==> flow/design.v <==
`timescale 1ns / 1ps
`default_nettype none
module Debounce(
    input wire btn, 
    input wire clk, 
    output reg led
    );
    reg [15:0] counter;  
    wire TC;  
    always @(posedge clk) begin
        if(~btn) begin
            counter <= 0;  
        end
        else begin
            counter <= counter + 1; 
        end
    end
    assign TC = (counter == 65534);  
    always @(posedge clk) begin
        if(~btn) begin
            led <= 0;  
        end
        else if (TC) begin
            led <= 1;  
        end
        else
            led <= led;  
    end
endmodule
`timescale 1ns / 1ps
module edge_generator(input wire clk, input wire rst, input wire signal, output reg out);  
    reg sig_p; 
    always @(posedge clk) begin
        if(rst == 1) begin
            out <= 0;
            sig_p <= 0;
        end else 
        begin
            if((sig_p != signal) && (signal)) begin
                out <= 1; 
            end 
            else out <= 0; 
            sig_p <= signal;
        end
    end
endmodule
`default_nettype none
`timescale 1ns / 1ps
module cla_adder(input wire [3:0] A, input wire [3:0] B, input wire CI, output wire CO, output wire [3:0] SUM);
    wire [3:0] propegated, generated;
    wire [3:0] carries;
    assign carries[0] = CI;
    assign propegated = A ^ B; 
    assign generated = A & B;
    assign carries[1] = generated[0] | (propegated[0] & carries[0]);
    assign carries[2] = generated[1] | (propegated[1] & carries[1]);
    assign carries[3] = generated[2] | (propegated[2] & carries[2]);
    assign CO = generated[3] | (propegated[3] & carries[3]);
    genvar i;
    generate 
        for (i = 0; i < 4; i = i + 1) begin
            FA a(.A(A[i]), .B(B[i]), .CI(carries[i]), .SUM(SUM[i]));
        end
    endgenerate
endmodule 
module FA(input wire A, input wire B, input wire CI, output wire CO, output wire SUM);
    assign CO = (A & B) | (CI & (A ^ B)); 
    assign SUM = A ^ B ^ CI; 
endmodule
`timescale 1ns / 1ps
`default_nettype none
module combo_mult(input wire [3:0] a, input wire [3:0] b, output wire [7:0] res);
    wire [7:0] m [3:0];
    genvar i; 
    generate 
        for(i = 0; i < 4; i = i + 1) begin
            assign m[i] = (a[i] != 0) ? ({{4'b0}, b} << i) : 8'b0;
        end
    endgenerate
    assign res = m[0] + m[1] + m[2] + m[3];
endmodule
`timescale 1ns / 1ps
`default_nettype none
module Calculator(
    input wire [3:0] a, 
    input wire [3:0] b,
    input wire [2:0] op,
    output reg [7:0] out
);
    parameter AND = 3'b000;
    parameter OR = 3'b001;
    parameter NOT = 3'b010;
    parameter XOR = 3'b011;
    parameter ADD = 3'b100;
    parameter SUB = 3'b101;
    parameter MULT = 3'b110;
    parameter DIV = 3'b111; 
    wire adder_co;
    wire [3:0] SUM;
    wire [7:0] PRODUCT;
    wire [3:0] B_adder;
    wire CI;
    assign B_adder = (op == ADD) ? b : 
                     (op == SUB) ? ~b :
                     0; 
    assign CI = (op == SUB) ? 1 : 0; 
    cla_adder ADDER(.A(a),.B(B_adder), .CI(CI), .CO(adder_co), .SUM(SUM));
    combo_mult MULTI(.a(a), .b(b), .res(PRODUCT));
    always @(*) begin
        case(op)
            AND: begin
                out <= {{4{1'b0}}, a&b};
            end
            OR: begin
                out <= {{4{1'b0}}, a|b};
            end
            NOT: begin
                out <= {{4{1'b1}}, ~a};
            end
            XOR: begin
                out <= {{4{1'b0}}, a ^ b};
            end
            ADD: begin
                out <= {{3{1'b0}}, adder_co, SUM};
            end
            SUB: begin
                if (a < b) begin
                    out <= {{4{1'b1}}, SUM};
                end
                else out <= {{4{1'b0}}, SUM};
            end
            MULT: begin
                out <= PRODUCT;
            end
            DIV: begin
                out <= (b == 4'd0) ? 8'hFF : a/b;
            end
        endcase
   end
endmodule 
`timescale 1ns / 1ps
module val_bcd(
    input wire clk,  
    input wire reset, 
    input wire en, 
    input wire [11:0] count, 
    output reg [15:0] BCD,
    output reg rdy
    );
    parameter IDLE = 0; 
    parameter SHIFT = 1;
    parameter ADD = 2;
    reg [11:0] count_p;  
    reg [3:0] shift_idx;  
    reg [1:0] state;  
    reg [15:0] BCD_temp;  
    always @(posedge clk or posedge reset) begin
        if(reset) begin
            BCD <= 0;
            rdy <= 0; 
            shift_idx <= 0; 
            count_p <= 0; 
            state <= IDLE;
        end
        else begin
            case(state)
                IDLE : begin  
                    if(en) begin  
                        BCD <= 0;  
                        count_p <= count;  
                        shift_idx <= 0;  
                        state <= SHIFT;  
                    end 
                    else state <= IDLE;  
                    rdy <= 0;  
                end
                SHIFT : begin  
                    BCD <= {BCD[14:0], count_p[11 - shift_idx]};  
                    shift_idx <= shift_idx + 1;  
                    state <= ADD;  
                    rdy <= 0;  
                end
                ADD : begin  
                    if(shift_idx == 12) begin
                        rdy <= 1;     
                        state <= IDLE;   
                    end
                    else begin  
                        BCD <= {(BCD[15:12] >= 5) ? BCD[15:12] + 4'd3 : BCD[15:12], 
                            (BCD[11:8] >= 5) ? BCD[11:8] + 4'd3 : BCD[11:8],
                            (BCD[7:4] >= 5) ? BCD[7:4] + 4'd3 : BCD[7:4],
                            (BCD[3:0] >= 5) ? BCD[3:0] + 4'd3 : BCD[3:0]}; 
                        state <= SHIFT;  
                        rdy <= 0;  
                    end
                end
            endcase             
        end
    end
endmodule
`timescale 1ns / 1ps
`default_nettype none
module bcd_seg(
    input wire [3:0] BCD, 
    output reg [7:0] s
);
    always @(*) begin
        case(BCD)
            0: s = 8'b0000_0011; 
            1: s = 8'b1001_1111;
            2: s = 8'b0010_0101;
            3: s = 8'b0000_1101;
            4: s = 8'b1001_1001;
            5: s = 8'b0100_1001;
            6: s = 8'b0100_0001;
            7: s = 8'b0001_1111;
            8: s = 8'b0000_0001;
            9: s = 8'b0000_1001;
            10: s = 8'b1111_1101; 
            default s = 8'b1111_1111;
        endcase
end
endmodule
`timescale 1ns / 1ps
`default_nettype none
module op_seg(
    input wire [2:0] OP, 
    output reg [31:0] s
);
    always @(*) begin
        case(OP)
            0: s = 32'b1111_1111_0001_0001_1101_0101_1000_0101;  
            1: s = 32'b1111_1111_1111_1111_0000_0011_1111_0101;  
            2: s = 32'b1111_1111_1101_0101_1100_0101_1110_0001;  
            3: s = 32'b1111_1111_1001_0001_0000_0011_1111_0101;  
            4: s = 32'b1111_1111_0001_0001_1000_0101_1000_0101;  
            5: s = 32'b1111_1111_0100_1001_1100_0111_1100_0001;  
            6: s = 32'b0011_0011_0001_1011_1110_0011_1110_0001;  
            7: s = 32'b1111_1111_1000_0101_1001_1111_1000_0011;  
            default s = 32'b1111_1111_1111_1111_1111_1111_1111_1111;
        endcase
    end
endmodule
`timescale 1ns / 1ps
`default_nettype none
module Multi_Driver(
    input wire clk, 
    input wire rst, 
    input wire [31:0] segValues,
    output reg [3:0] an,
    output reg [7:0] seg
    );
    parameter DELAY = 4095; 
    reg [11:0] count;  
    always @(posedge clk) begin
        if(count < (DELAY / 4)) begin
            an <= 4'b1110;
            seg <= segValues[7:0];
        end
        else if (count < (DELAY / 2)) begin
            an <= 4'b1101;
            seg <= segValues[15:8];
        end
        else if (count < ((3 * DELAY) / 4)) begin
            an <= 4'b1011;
            seg <= segValues[23:16];
        end
        else begin
            an <= 4'b0111;
            seg <= segValues[31:24];
        end
        if (rst) count <= 0;
        else count <= count + 1; 
    end
endmodule
`timescale 1ns / 1ps
`default_nettype none
module Calculator_top(
    input wire [3:0] a, 
    input wire [3:0] b,
    input wire clk, 
    input wire rst, 
    input wire enter, 
    input wire back,
    input wire up, 
    input wire down,
    output wire [3:0] an, 
    output wire [7:0] seg,
    output reg bin_ind
);
    reg [2:0] op; 
    wire [7:0] calculator_result;  
    reg [31:0] display_value;  
    reg convert_value_enable;  
    wire up_d; wire down_d; wire enter_d; wire back_d; wire rst_d;  
    Debounce dd(.btn(down), .clk(clk), .led(down_d));
    Debounce ud(.btn(up), .clk(clk), .led(up_d));
    Debounce ed(.btn(enter), .clk(clk), .led(enter_d));
    Debounce bd(.btn(back), .clk(clk), .led(back_d));
    Debounce rd(.btn(rst), .clk(clk), .led(rst_d)); 
    Calculator calc(.a(a), .b(b), .op(op), .out(calculator_result));
    wire [15:0] BCD_result; 
    reg [11:0] value_to_convert; 
    wire bcd_val_rdy; 
    val_bcd VAL(.clk(clk), .reset(rst_d), .en(convert_value_enable), .count(value_to_convert), .rdy(bcd_val_rdy), .BCD(BCD_result));
    wire [31:0] BCD_seg;
    reg [31:0] BCD_seg_buffer;
    bcd_seg A(.BCD(BCD_result[15:12]),.s(BCD_seg[31:24]));
    bcd_seg B(.BCD(BCD_result[11:8]),.s(BCD_seg[23:16]));
    bcd_seg C(.BCD(BCD_result[7:4]),.s(BCD_seg[15:8]));
    bcd_seg D(.BCD(BCD_result[3:0]),.s(BCD_seg[7:0]));
    wire [31:0] op_seg;
    op_seg OPS(.OP(op), .s(op_seg)); 
    parameter DISP_ZEROS = 32'b0000_0011_0000_0011_0000_0011_0000_0011;
    Multi_Driver md(.segValues(display_value), .clk(clk), .rst(rst_d), .an(an), .seg(seg));
    parameter IDLE = 0;  
    parameter VALUE_SET = 1;
    parameter CONV = 2;  
    parameter RES = 3;  
    parameter OP = 4;  
    reg [1:0] result_neg; 
    reg [2:0] cs;  
    reg [2:0] ns;  
    always @(posedge clk) begin
        if(op < 4) begin  
            value_to_convert <= (1000 * calculator_result[3]) + (100 * calculator_result[2]) + (10 * calculator_result[1]) + (calculator_result[0]);
        end 
        else if(op == 5) begin  
             if(calculator_result[7]) begin  
                 result_neg[0] <= 1; 
                 value_to_convert <= {{8{1'b0}}, ((~calculator_result) + 1) & 4'b1111};  
                 if((((~calculator_result) + 1) & 4'b1111) >= 10) result_neg[1] <= 1;
                 else result_neg[1] <= 0; 
             end
             else value_to_convert <= {{4{1'b0}}, calculator_result}; 
        end 
        else begin
            value_to_convert <= {{4{1'b0}}, calculator_result}; 
        end
        if(rst_d == 1) begin
            op <= 0; 
            convert_value_enable <= 0; 
            ns <= IDLE;
            result_neg <= 0;
            display_value <= DISP_ZEROS;
        end
        else begin
            case (cs)
                IDLE: begin
                    display_value <= DISP_ZEROS; 
                    op <= 0;
                    if(ENTER) begin
                        ns <= CONV;
                    end
                    else if (UP | DOWN) begin
                        ns <= OP;
                        op <= 0; 
                    end
                end
                CONV: begin
                    if(op >= 5) begin
                        bin_ind <= 0; 
                    end else begin
                        bin_ind <= 1; 
                    end
                    display_value <= op_seg; 
                    convert_value_enable <= 1; 
                    if(bcd_val_rdy) begin
                        ns <= RES;
                        convert_value_enable <= 0;
                        if(result_neg[0]) begin  
                            if(result_neg[1]) begin
                                BCD_seg_buffer <= {16'b1111_1111_1111_1101, BCD_seg[15:0]};  
                            end else begin
                                BCD_seg_buffer <= {24'b1111_1111_1111_1111_1111_1101, BCD_seg[7:0]};  
                            end
                            result_neg <= 2'b0; 
                        end else begin
                            BCD_seg_buffer <= BCD_seg;
                        end
                    end
                    else ns <= CONV; 
                end
                RES: begin
                    result_neg <= 2'b0;
                    display_value <= BCD_seg_buffer; 
                    if (BACK) begin
                        ns <= IDLE;
                    end
                    else if (ENTER) begin
                        ns <= CONV;
                    end
                    else if (UP | DOWN) begin
                        ns <= OP;
                        op <= 0;
                    end
                    else ns <= RES;
                end
                OP: begin
                    result_neg <= 2'b0;
                    display_value <= op_seg; 
                    if (ENTER) begin
                        ns <= CONV;
                    end
                    else if(BACK) begin
                        ns <= RES;
                    end else begin
                        ns <= OP; 
                    end
                    if(UP) begin
                        op <= op + 1;
                    end
                    else if(DOWN) begin
                        op <= op - 1;
                    end
                end
            endcase 
        end
    end
    wire DOWN; wire UP; wire BACK; wire ENTER;
    edge_generator de(.clk(clk), .rst(rst_d), .signal(down_d), .out(DOWN));
    edge_generator ue(.clk(clk), .rst(rst_d), .signal(back_d), .out(BACK));
    edge_generator be(.clk(clk), .rst(rst_d), .signal(up_d), .out(UP));
    edge_generator ee(.clk(clk), .rst(rst_d), .signal(enter_d), .out(ENTER));
    always @(negedge clk) begin
        if(rst_d) begin
            cs <= IDLE; 
        end
        else begin
            cs <= ns; 
        end
    end
endmodule
---- Tool chain data of Calculator_top ----
Tool output for the design above, in the order of the flow.
Lines are those of the file above, counted from 1.
Operators carry their Yosys type and port widths (W data, S select, Z words).
Cell names lack the library's common part.
Not given: n/a
inputs
  design top .............................. Calculator_top
  clock port .............................. clk
  cell library ............................ sky130hd
  corner .................................. tt_025C_1v80

---- After elaboration ----
Counts by Yosys on the flattened word-level netlist (proc, flatten, opt, wreduce; memories kept). Print and check cells are left out.
Yosys's memory passes give these memory sizes; they may raise the number of words (mostly to a power of two), join words into wider ones and drop unused or constant bits.
cells by class
  shift operators ......................... 1
  $mul .................................... 3
  muxes and demuxes ....................... 71
  $add $sub $neg .......................... 21
  $lt $le $gt $ge ......................... 11
  equality and inequality tests ........... 33
  reduce/logical cells .................... 28
  div/mod/pow operators ................... 1
  bitwise operators ....................... 26
operator list
  cell                     count
  $pmux W32 S3             1
  $add A16 B1 Y16 const B  5
  $eq A16 B16 Y1 const B   5
  $pmux W8 S8              1
  $pmux W16 S3             1
  $mux W8                  6
  $mux W3                  14
  $mux W4                  9
  $shiftx A12 B32 Y1       1
  $div A4 B4 Y8            1
  $mux W32                 1
  $mux W16                 2
  $mux W1                  22
  $mux W18                 1
  $add A4 B2 Y4 const B    4
  $ge A4 B3 Y1 const B     4
  $reduce_and A4 Y1        4
  $add A8 B8 Y8            2
  $eq A3 B3 Y1 const B     5
  $mux W7                  2
  $add A11 B8 Y12          1
  $add A12 B1 Y12          1
  $add A12 B1 Y12 const B  1
  $lt A12 B10 Y1 const B   1
  $lt A12 B11 Y1 const B   1
  $lt A12 B12 Y1 const B   1
  $add A12 B5 Y12          1
  $eq A3 B2 Y1 const B     4
Not listed: further kinds 49, cells in them 93.
word-level totals
  input port bits ......................... 14
  register bits after elaboration ......... 241
  clocked read ports x word width ......... 23
  elaborated cells ........................ 240
  output and inout bits ................... 13
  bits in read-only memories .............. 632
  memories ................................ 5
memories
  memory            words  bits a word  rd ports  wr ports  line  RTL
  (name not given)  8      23           1         0         231   case(OP)
  (name not given)  16     7            1         0         208   case(BCD)
  (name not given)  16     7            1         0         208
  (name not given)  16     7            1         0         208
  (name not given)  16     7            1         0         208

---- Logic depth ----
Depth = most cells in a row (Yosys ltp): at word level without a register or memory, in the mapped netlist without a sequential cell, where the memories' decode and read muxes count.
depth
  depth after elaboration ................. 23
  ABC_AREA ................................ 1
  depth in mapped cells ................... 69
  depth with buffers taken out ............ 69

---- After synthesis ----
Yosys stat after the flow's synthesis: flattened, memories mapped to cells. It holds for the ABC_AREA given above (unset counts as 0); a run with the other value may have another netlist.
mapped netlist
  mapped cells ............................ 1704
  buffers ................................. 32
  mapped area ............................. 13156.4 um^2
  flip-flops .............................. 248
  area of sequential cells ................ 5426.5 um^2
cells by type
  type      count  total area (um^2)
  dfxtp_1   185    3.7E+03
  ha_1      105    1313.76
  nand2_1   342    1.28E+03
  edfxtp_1  29     870.835
  inv_1     230    863.328
  dfrtp_1   33     825.792
  o21ai_0   133    665.638
  nor2_1    163    611.837
  a21oi_1   100    500.48
  nand3_1   65     325.312
  nor3_1    59     295.283
  a31oi_1   34     212.704
  fa_1      9      180.173
  xor2_1    20     175.168
  o211ai_1  15     112.608
  clkbuf_1  28     105.101
  o22ai_1   14     87.584
  nand3_2   8      80.077
Other cell types: 38; their cells: 132.

Measured results for Calculator_top: 3 stored runs of the Yosys and OpenROAD flow on sky130hd. The settings differ; the order carries no meaning. The constraints put input and output delay at 20% of the set period each and load the outputs with 0.01 pF.
"clock period achieved" is the run's clock period less its worst setup slack. It is reckoned from that one timing run; input and output delays stay at 20% of the period that was set.
"worst path time" = time allowed to the worst setup path (clock period - input delay - output delay, where it has them) - its slack; a late launch clock adds to it, a late capture clock takes from it.
"total power after layout" is the tool's figure for a default switching activity; nothing was simulated.
"worst path time" is given in steps of 10 ps.

---- run 1 ----
settings
  ABC_AREA = 1
  CAP_MARGIN = 0
  CELL_PAD_IN_SITES_DETAIL_PLACEMENT = 1
  CORE_UTILIZATION = 24
  CTS_CLUSTER_DIAMETER = 59
  CTS_CLUSTER_SIZE = 44
  GPL_ROUTABILITY_DRIVEN = 0
  GPL_TIMING_DRIVEN = 0
  HOLD_SLACK_MARGIN = 0.25
  MIN_ROUTING_LAYER = met2
  period_ns = 8.09
  CORE_MARGIN = 2
  SLEW_MARGIN = 20
results
  Yosys chip area after synthesis ......... 13156.4 um^2
  die outline area ........................ 56705.9 um^2
  standard-cell area of the final layout .. 16687.3 um^2
  utilization ............................. 30.9 %
  lowest setup slack ...................... -1190 ps
  post-route setup TNS .................... -5105 ps
  lowest hold slack ....................... 390 ps
  total power after layout ................ 5088 µW
  clock period achieved ................... 9280 ps
  worst path time ......................... 7660 ps
  class of the worst setup path ........... in2reg

---- run 2 ----
settings
  CAP_MARGIN = 15
  CELL_PAD_IN_SITES_DETAIL_PLACEMENT = 2
  CELL_PAD_IN_SITES_GLOBAL_PLACEMENT = 1
  CORE_ASPECT_RATIO = 1.24
  CORE_UTILIZATION = 30
  GPL_ROUTABILITY_DRIVEN = 0
  MIN_ROUTING_LAYER = met1
  PLACE_DENSITY_LB_ADDON = 0.3
  period_ns = 6.7
  CORE_MARGIN = 2
  SLEW_MARGIN = 20
results
  Yosys chip area after synthesis ......... 13420.4 um^2
  die outline area ........................ 46451.3 um^2
  standard-cell area of the final layout .. 16205.5 um^2
  utilization ............................. 36.6 %
  lowest setup slack ...................... -1962 ps
  post-route setup TNS .................... -9575 ps
  lowest hold slack ....................... 384 ps
  total power after layout ................ 3723 µW
  clock period achieved ................... 8662 ps
  worst path time ......................... 7320 ps
  class of the worst setup path ........... in2reg

---- run 3 ----
settings
  CORE_UTILIZATION = 66
  period_ns = 11.5
  CAP_MARGIN = 20
  CORE_MARGIN = 2
  SLEW_MARGIN = 20
results
  Yosys chip area after synthesis ......... 13420.4 um^2
  die outline area ........................ 21490.1 um^2
  standard-cell area of the final layout .. 14910.6 um^2
  utilization ............................. 74.2 %
  lowest setup slack ...................... 471 ps
  post-route setup TNS .................... 0 ps
  lowest hold slack ....................... 389 ps
  total power after layout ................ 1974 µW
  clock period achieved ................... 11029 ps
  worst path time ......................... 8730 ps
  class of the worst setup path ........... in2reg
